==> flow/design.v <==
`default_nettype none
module busBridge3
  (i_CLK,
   i_rst,
   i_dataRx,
   i_strobeRx,
   o_dataTx,
   i_strobeTx,
   i_strobeSync,
   o_busAddr,
   o_busData,
   i_busData,
   o_busWe,
   o_busRe,
   i_busAck  
   );
   input wire   i_CLK;      
   input wire   i_rst;  
   input wire [7:0] i_dataRx;
   input wire 	    i_strobeRx;  
   output wire [7:0] o_dataTx;
   input wire 	     i_strobeTx;  
   input wire 	     i_strobeSync;
   output reg [31:0] o_busAddr;
   output reg [31:0] o_busData;
   input wire [31:0] i_busData;
   output reg 	     o_busWe;   
   output reg 	     o_busRe;
   input wire 	     i_busAck;
   localparam STROBE_TX_DELAY = 32'd2;  
   reg 		     pendingRead;
   reg [15:0] 	     readMargin;
   reg [15:0] 	     readMarginMin;
   reg [31:0] 	     shiftIn;
   wire [31:0] 	     nextShiftIn = {i_dataRx, shiftIn[31:8]};
   reg [31:0] 	     shiftOut;
   wire [31:0] 	     nextShiftOut = {8'd0, shiftOut[31:8]};
   assign o_dataTx = shiftOut[7:0];
   localparam STATE_IDLE = 8'd0;
   localparam STATE_ADDRINC = 8'd1;
   localparam STATE_WORDWIDTH = 8'd2;
   localparam STATE_NWORDS = 8'd3;
   localparam STATE_ADDRWRITE = 8'd4;
   localparam STATE_WRITE = 8'd5;
   localparam STATE_ADDRREAD = 8'd6;
   localparam STATE_READ = 8'd7;
   localparam STATE_MARGIN = 8'd8;
   reg [1:0] 	     nRemMinusOne;
   reg [7:0] 	     state;
   reg [31:0] 	     addr;
   reg [7:0] 	     config_addrInc;
   reg [1:0] 	     config_wordwidthMinusOne;
   reg [15:0] 	     config_nWordsMinusOne;
   reg [15:0] 	     countNWords;
   task doRead(input [31:0] newAddr, input[15:0] paramCountMinusOne);
      begin
	 o_busRe <= 1'b1;
	 o_busAddr <= newAddr;
	 pendingRead <= 1'b1;
	 addr <= newAddr + {24'd0, config_addrInc};
	 readMargin <= 16'd0;	 
	 if (paramCountMinusOne == 16'd0) begin
	    state <= STATE_IDLE;
	    nRemMinusOne <= 2'd0;		 
	    countNWords <= 16'dx;		 
	 end else begin
	    countNWords <= paramCountMinusOne - 16'd1;
	    state <= STATE_READ;
	    nRemMinusOne <= config_wordwidthMinusOne;		 
	 end
      end
   endtask   
   always @(posedge i_CLK) begin
      o_busWe <= 1'b0;
      o_busRe <= 1'b0;      
      o_busAddr <= 32'bx;      
      o_busData <= 32'bx;      
      readMargin <= (readMargin == 16'hFFFF) ? readMargin : readMargin + 16'd1;
      if (i_strobeTx) begin
	 shiftOut 	<= nextShiftOut;
	 if (pendingRead)
	   readMarginMin <= 16'd0;  
	 else
	   readMarginMin <= readMargin < readMarginMin ? readMargin : readMarginMin;  
      end
      if (i_busAck & pendingRead) begin
	 shiftOut <= i_busData;
	 pendingRead <= 1'b0;
	 readMargin <= 16'd0;
      end
      if (i_strobeRx) begin
	 shiftIn <= nextShiftIn;
	 nRemMinusOne <= nRemMinusOne - 2'd1;
	 if (nRemMinusOne == 2'd0) begin
	    case (state)
	      STATE_IDLE: begin
		 case (i_dataRx)
		   STATE_ADDRWRITE: begin
		      state <= i_dataRx; 
		      nRemMinusOne <= 2'd3;
		   end
		   STATE_WRITE: begin
		      state <= i_dataRx;
		      countNWords <= config_nWordsMinusOne;
		      nRemMinusOne <= config_wordwidthMinusOne;      
		   end
		   STATE_ADDRREAD: begin
		      state <= i_dataRx; 
		      nRemMinusOne <= 2'd3;
		   end
		   STATE_ADDRINC: begin
		      state <= i_dataRx; 
		      nRemMinusOne <= 2'd0;
		   end
		   STATE_WORDWIDTH: begin 
		      state <= i_dataRx; 
		      nRemMinusOne <= 2'd0;
		   end
		   STATE_NWORDS: begin 
		      state <= i_dataRx; 
		      nRemMinusOne <= 2'd1;
		   end
		   STATE_READ: begin
		      doRead(addr, config_nWordsMinusOne);
		   end
		   STATE_MARGIN: begin
		      state <= i_dataRx; 
		      nRemMinusOne <= 2'd0;
		      if (pendingRead) begin
			 shiftOut <= 16'd0;
			 pendingRead <= 1'b0;
		      end else begin
			 shiftOut <= (readMarginMin < STROBE_TX_DELAY) ? 32'd0 : readMarginMin - STROBE_TX_DELAY;
		      end
		      readMarginMin <= 16'hFFFF;
		   end
		   default: begin 
		      state <= STATE_IDLE;
		      nRemMinusOne <= 2'd0;
		   end
		 endcase
	      end
	      STATE_ADDRWRITE: begin 
		 addr <= nextShiftIn;
		 state <= STATE_WRITE;
		 countNWords <= config_nWordsMinusOne;
		 nRemMinusOne <= config_wordwidthMinusOne;      
	      end
	      STATE_ADDRREAD: begin
		 doRead(nextShiftIn, config_nWordsMinusOne);
	      end
	      STATE_ADDRINC: begin 
		 config_addrInc <= nextShiftIn[31:24];
		 state <= STATE_IDLE;
		 nRemMinusOne <= 2'd0;
	      end
	      STATE_WORDWIDTH: begin
		 config_wordwidthMinusOne <= nextShiftIn[31:24];
		 state <= STATE_IDLE;
		 nRemMinusOne <= 2'd0;
	      end
	      STATE_NWORDS: begin
		 config_nWordsMinusOne <= nextShiftIn[31:16];
		 state <= STATE_IDLE;
		 nRemMinusOne <= 2'd0;
	      end
	      STATE_WRITE: begin
		 o_busWe <= 1'b1;
		 o_busAddr <= addr;		 
		 case (config_wordwidthMinusOne)
		   2'd0: o_busData <= {24'd0, nextShiftIn[31:24]};		   
		   2'd1: o_busData <= {16'd0, nextShiftIn[31:16]};
		   2'd2: o_busData <= {8'd0, nextShiftIn[31:8]};
		   2'd3: o_busData <= nextShiftIn;
		 endcase
		 addr <= addr + {24'd0, config_addrInc};
		 if (countNWords == 16'd0) begin
		    state <= STATE_IDLE;
		    nRemMinusOne <= 2'd0;		 
		    countNWords <= 16'dx;		 
		 end else begin
		    countNWords <= countNWords - 16'd1;
		    nRemMinusOne <= config_wordwidthMinusOne;		 
		 end
	      end
	      STATE_READ: begin
		 doRead(addr, countNWords);
	      end
	      STATE_MARGIN: begin
		 state <= STATE_IDLE;
		 nRemMinusOne <= 2'd0;		 	      
	      end
	      default: begin
		 state <= STATE_IDLE;
		 nRemMinusOne <= 2'd0;		 	      
	      end
	    endcase
	 end  
      end  
      if (i_strobeSync) begin
	 state <= STATE_IDLE;
	 nRemMinusOne <= 2'd0;
	 pendingRead <= 1'b0;	 
      end
      if (i_rst) begin
	 o_busWe <= 1'b0;
	 o_busRe <= 1'b0;
	 o_busAddr <= 32'd0;
	 pendingRead <= 1'b0;
	 readMargin <= 16'hFFFF;
	 readMarginMin <= 16'hFFFF;
	 shiftIn <= 32'd0;
	 shiftOut <= 32'd0;
	 nRemMinusOne <= 2'd0;
	 state <= STATE_IDLE;
	 addr <= 32'd0;
	 config_addrInc <= 8'd1;
	 config_wordwidthMinusOne <= 2'd3;
	 config_nWordsMinusOne <= 16'd0;
	 countNWords <= 16'd0;
      end
   end   
endmodule
Reports on busBridge3
The steps from the RTL of busBridge3 to its reports follow in flow order.
Line numbers count from 1 in the design file above.
Cell names lack the library's common part.
Not given: --
- design top: busBridge3
- clock input: i_CLK
- cell library: sky130hd
- timing corner: tt_025C_1v80

Elaborated design
Yosys after proc, flatten, opt, wreduce and memory -nomap, before mapping. Memory bits, and registers merged into a memory's read port (data or address), are not among the register bits. Print and check cells are not counted. Equal cells are merged and count once.
- add/sub/neg operators at 7
- noted magnitude comparators: 2
- eq/ne operators at 22
- muxes and demuxes at 54
- bitwise operators at 3
- reductions and logical operators: 19
- operators with widths (operator ; count):
    32-bit two-way mux ; 15
    32-bit parallel mux with 4-bit select ; 2
    16-bit two-way mux ; 14
    32-bit parallel mux with 3-bit select ; 1
    32-bit by 8-bit adder with 32-bit output ; 2
    8-bit by 3-bit == test with 1-bit output (second input constant) ; 8
    16-bit parallel mux with 4-bit select ; 1
    16-bit parallel mux with 2-bit select ; 2
    8-bit parallel mux with 5-bit select ; 1
    16-bit by 1-bit subtractor with 16-bit output (second input constant) ; 2
    16-bit logical NOT ; 2
    8-bit by 2-bit == test with 1-bit output (second input constant) ; 4
    16-bit by 2-bit subtractor with 17-bit output (second input constant) ; 1
    16-bit by 1-bit adder with 16-bit output (second input constant) ; 1
    16-bit < comparator ; 1
    16-bit == test (second input constant) ; 1
    16-bit by 2-bit < comparator with 1-bit output (second input constant) ; 1
    8-bit by 1-bit == test with 1-bit output (second input constant) ; 2
    8-bit parallel mux with 2-bit select ; 1
    2-bit parallel mux with 4-bit select ; 2
    3-bit AND reduction ; 4
    2-bit OR reduction ; 4
    4-bit AND reduction ; 2
    8-bit by 4-bit == test with 1-bit output (second input constant) ; 1
    8-bit logical NOT ; 1
    8-bit two-way mux ; 1
    7-bit OR reduction ; 1
    3-bit two-way mux ; 2
Not listed: further kinds 14, cells in them 27.
- noted bits in registers: 247
- bits of input ports: 46
- output and inout bits: 74
- noted elaborated cells: 123

Depth
Yosys ltp: most cells in a row. Word level: on the elaborated netlist, between registers, memories and ports. Mapped: between sequential cells and ports; inverters and the memories' decode and read muxes count.
- noted depth after elaboration: 8
- ABC_AREA at 0
- mapped depth at 19
- depth with buffers taken out: 13

Synthesis result
The flow's flattened synthesis, as Yosys stat reports it; memories are mapped. The netlist is that of the ABC_AREA named above (0 if unset); the other value can give another one.
- cells by type (type ; count ; total area (µm²)):
    dfxtp_1 ; 239 ; 4.78E+03
    mux2i_1 ; 108 ; 1.08E+03
    nand2_1 ; 169 ; 634.358
    a21oi_1 ; 115 ; 575.552
    nor2_1 ; 153 ; 574.301
    o21ai_0 ; 89 ; 445.427
    clkbuf_1 ; 101 ; 379.114
    ha_1 ; 28 ; 350.336
    mux2_2 ; 27 ; 304.042
    xnor2_1 ; 32 ; 280.269
    a211oi_1 ; 28 ; 210.202
    nand3_1 ; 41 ; 205.197
    nor3_1 ; 41 ; 205.197
    nor4_1 ; 31 ; 193.936
    nand4_1 ; 28 ; 175.168
    xor2_1 ; 19 ; 166.41
    a31oi_1 ; 23 ; 143.888
    o221ai_1 ; 16 ; 140.134
Other cell types: 64; their cells: 300.
- standard cells after synthesis at 1588
- noted synthesis area: 0.0129987 mm²
- sequential part of the area: 0.0047846 mm²
- flip-flop cells at 239
- buffer cells at 134

Path before layout
Path of least setup slack by OpenSTA after synthesis, without wires, with an ideal clock, recovery checks aside; 20% of the period is set as input and as output delay. Where synthesis merged equal registers, the netlist keeps one of their names.
- kind: reg-to-reg
- start: reg state[0]
- end: reg addr[10]
- clock period: 5.0 ns
- library setup time: 0.133 ns
- launch time at the first pin at 0.000 ns
- arrival: 4.406 ns
- noted required time: 4.867 ns
- noted path slack: 0.460 ns
- path delay: 4.539 ns
- stages on the path: 19
- noted path buffers: 5
- period reached after synthesis at 4.54 ns
"path delay" = arrival - input delay + setup time.
"stages on the path" counts driving pins, that of a launching flip-flop among them; a cell with two outputs on the path counts twice.
"period reached after synthesis" = period - worst setup slack (recovery checks aside). The figure is calculated, with input and output delays left at 20% of the set period.
Between the ends stands the longest chain of elaborated cells between them, by number of cells; it is not shown to be the way that was timed. Of several equally long chains one is given.
A line is the first line of the expression or statement that the cell stems from. Yosys adds cells for indexed reads and writes and turns some case tables into memories.
At most two assigning lines are given for a register; there are more.
- path through: dfxtp_1 -> clkbuf_1 -> nor4b_2 -> nand2_1 -> clkbuf_1 -> clkbuf_1 -> buf_1 -> clkbuf_1 -> nand2_1 -> nand2_1 -> ha_1 -> fa_1 -> a211oi_1 -> nor2_1 -> o41ai_1 -> a21o_1 -> mux2_2 -> a211oi_1 -> nor4_1
- noted cells in the longest elaborated chain: 4
- noted elaborated cells between the ends (all ways): 10
- RTL lines with such cells: 1
- classes of those cells: eq/ne (5); mux (1); reduce/logical (4)
- ends and longest elaborated chain, after synthesis (element ; RTL line ; source):
    start: declaration ; 49 ; reg [7:0] state;
    start: assignment ; 99 ; state <= i_dataRx;
    start: assignment ; 103 ; state <= i_dataRx;
    8-bit by 3-bit == test with 1-bit output ; 95 ; case (state)
    2-bit OR reduction ; -- ;
    4-bit nonzero test ; -- ;
    4-bit AND reduction ; -- ;
    end: assignment ; 144 ; addr <= nextShiftIn;
    end: assignment ; 176 ; addr <= addr + {24'd0, config_addrInc};
    end: declaration ; 50 ; reg [31:0] addr;

Path in the finished layout
From the final timing report of run 1: the path of least setup slack in the routed layout; clock arrival at registers is part of the times.
- kind: reg-to-reg
- start: reg state[3]
- end: reg addr[25]
- clock period: 5.0 ns
- library setup time: 0.10 ns
- launch time at the first pin at 0.57 ns
- arrival: 5.35 ns
- noted required time: 5.48 ns
- noted path slack: 0.13 ns
- stages on the path: 19
- noted path buffers: 6
Between the ends stands the longest chain of elaborated cells between them, by number of cells; it is not shown to be the way that was timed. Of several equally long chains one is given.
At most two assigning lines are given for a register; there are more.
- path through: dfxtp_1 -> or4_1 -> buf_6 -> nor3_4 -> buf_6 -> clkbuf_4 -> buf_4 -> clkbuf_4 -> nand2_1 -> nand2_1 -> ha_1 -> o21ai_0 -> o21ai_1 -> a21oi_4 -> buf_4 -> nor4_4 -> nor2b_1 -> mux2_2 -> a221oi_1
- noted cells in the longest elaborated chain: 4
- noted elaborated cells between the ends (all ways): 10
- RTL lines with such cells: 1
- classes of those cells: eq/ne (5); mux (1); reduce/logical (4)
- ends and longest elaborated chain, post-layout (element ; RTL line ; source):
    start: declaration ; 49 ; reg [7:0] state;
    start: assignment ; 99 ; state <= i_dataRx;
    start: assignment ; 103 ; state <= i_dataRx;
    8-bit by 3-bit == test with 1-bit output ; 95 ; case (state)
    2-bit OR reduction ; -- ;
    4-bit nonzero test ; -- ;
    4-bit AND reduction ; -- ;
    end: assignment ; 144 ; addr <= nextShiftIn;
    end: assignment ; 176 ; addr <= addr + {24'd0, config_addrInc};
    end: declaration ; 50 ; reg [31:0] addr;

Appendix: measured runs

Below are 2 stored runs of the flow (Yosys, OpenROAD; platform sky130hd) on busBridge3, each with its settings and what was measured, unordered. Constraints: input delay and output delay 20% of the set period each, output load 0.01 pF.
"period achieved" = clock period - worst setup slack. The figure is calculated, with input and output delays left at 20% of the set period.
"worst path time" is the time allowed to the run's worst setup path (the clock period less input and output delay, where it has them) less its slack. Clock arrival times count: a late capture clock shortens it, a late launch clock lengthens it.
"power consumption": no workload was simulated; the value follows from the tool's default switching activity.

Run 1
Settings were CORE_MARGIN = 10; CORE_UTILIZATION = 25; GPL_TIMING_DRIVEN = 0; HOLD_SLACK_MARGIN = 0.06; TNS_END_PERCENT = 20; period_ns = 5.0; CAP_MARGIN = 20; SLEW_MARGIN = 20
- noted the worst path time: 4.87 ns
- class of the worst setup path: reg-to-reg
- utilization of the finished layout: 0.314
- standard-cell area after layout: 0.016128 mm²
- final setup TNS at 0.000 ns
- power consumption: 5566 µW
- worst-case hold slack: 0.454 ns
- worst setup slack after layout at 0.133 ns
- noted the period achieved: 4.867 ns
- Yosys chip area after synthesis at 0.0129987 mm²
- full die area at 0.0615164 mm²

Run 2
Settings were ABC_AREA = 0; CAP_MARGIN = 35; CORE_MARGIN = 4; CORE_UTILIZATION = 49; GPL_ROUTABILITY_DRIVEN = 1; PLACE_DENSITY_LB_ADDON = 0.07; period_ns = 4.68; SLEW_MARGIN = 20
- noted the worst path time: 4.07 ns
- class of the worst setup path: reg-to-reg
- utilization of the finished layout: 0.589
- standard-cell area after layout: 0.0153485 mm²
- final setup TNS at 0.000 ns
- power consumption: 5691 µW
- worst-case hold slack: 0.461 ns
- worst setup slack after layout at 0.610 ns
- noted the period achieved: 4.070 ns
- Yosys chip area after synthesis at 0.0129987 mm²
- full die area at 0.0291983 mm²
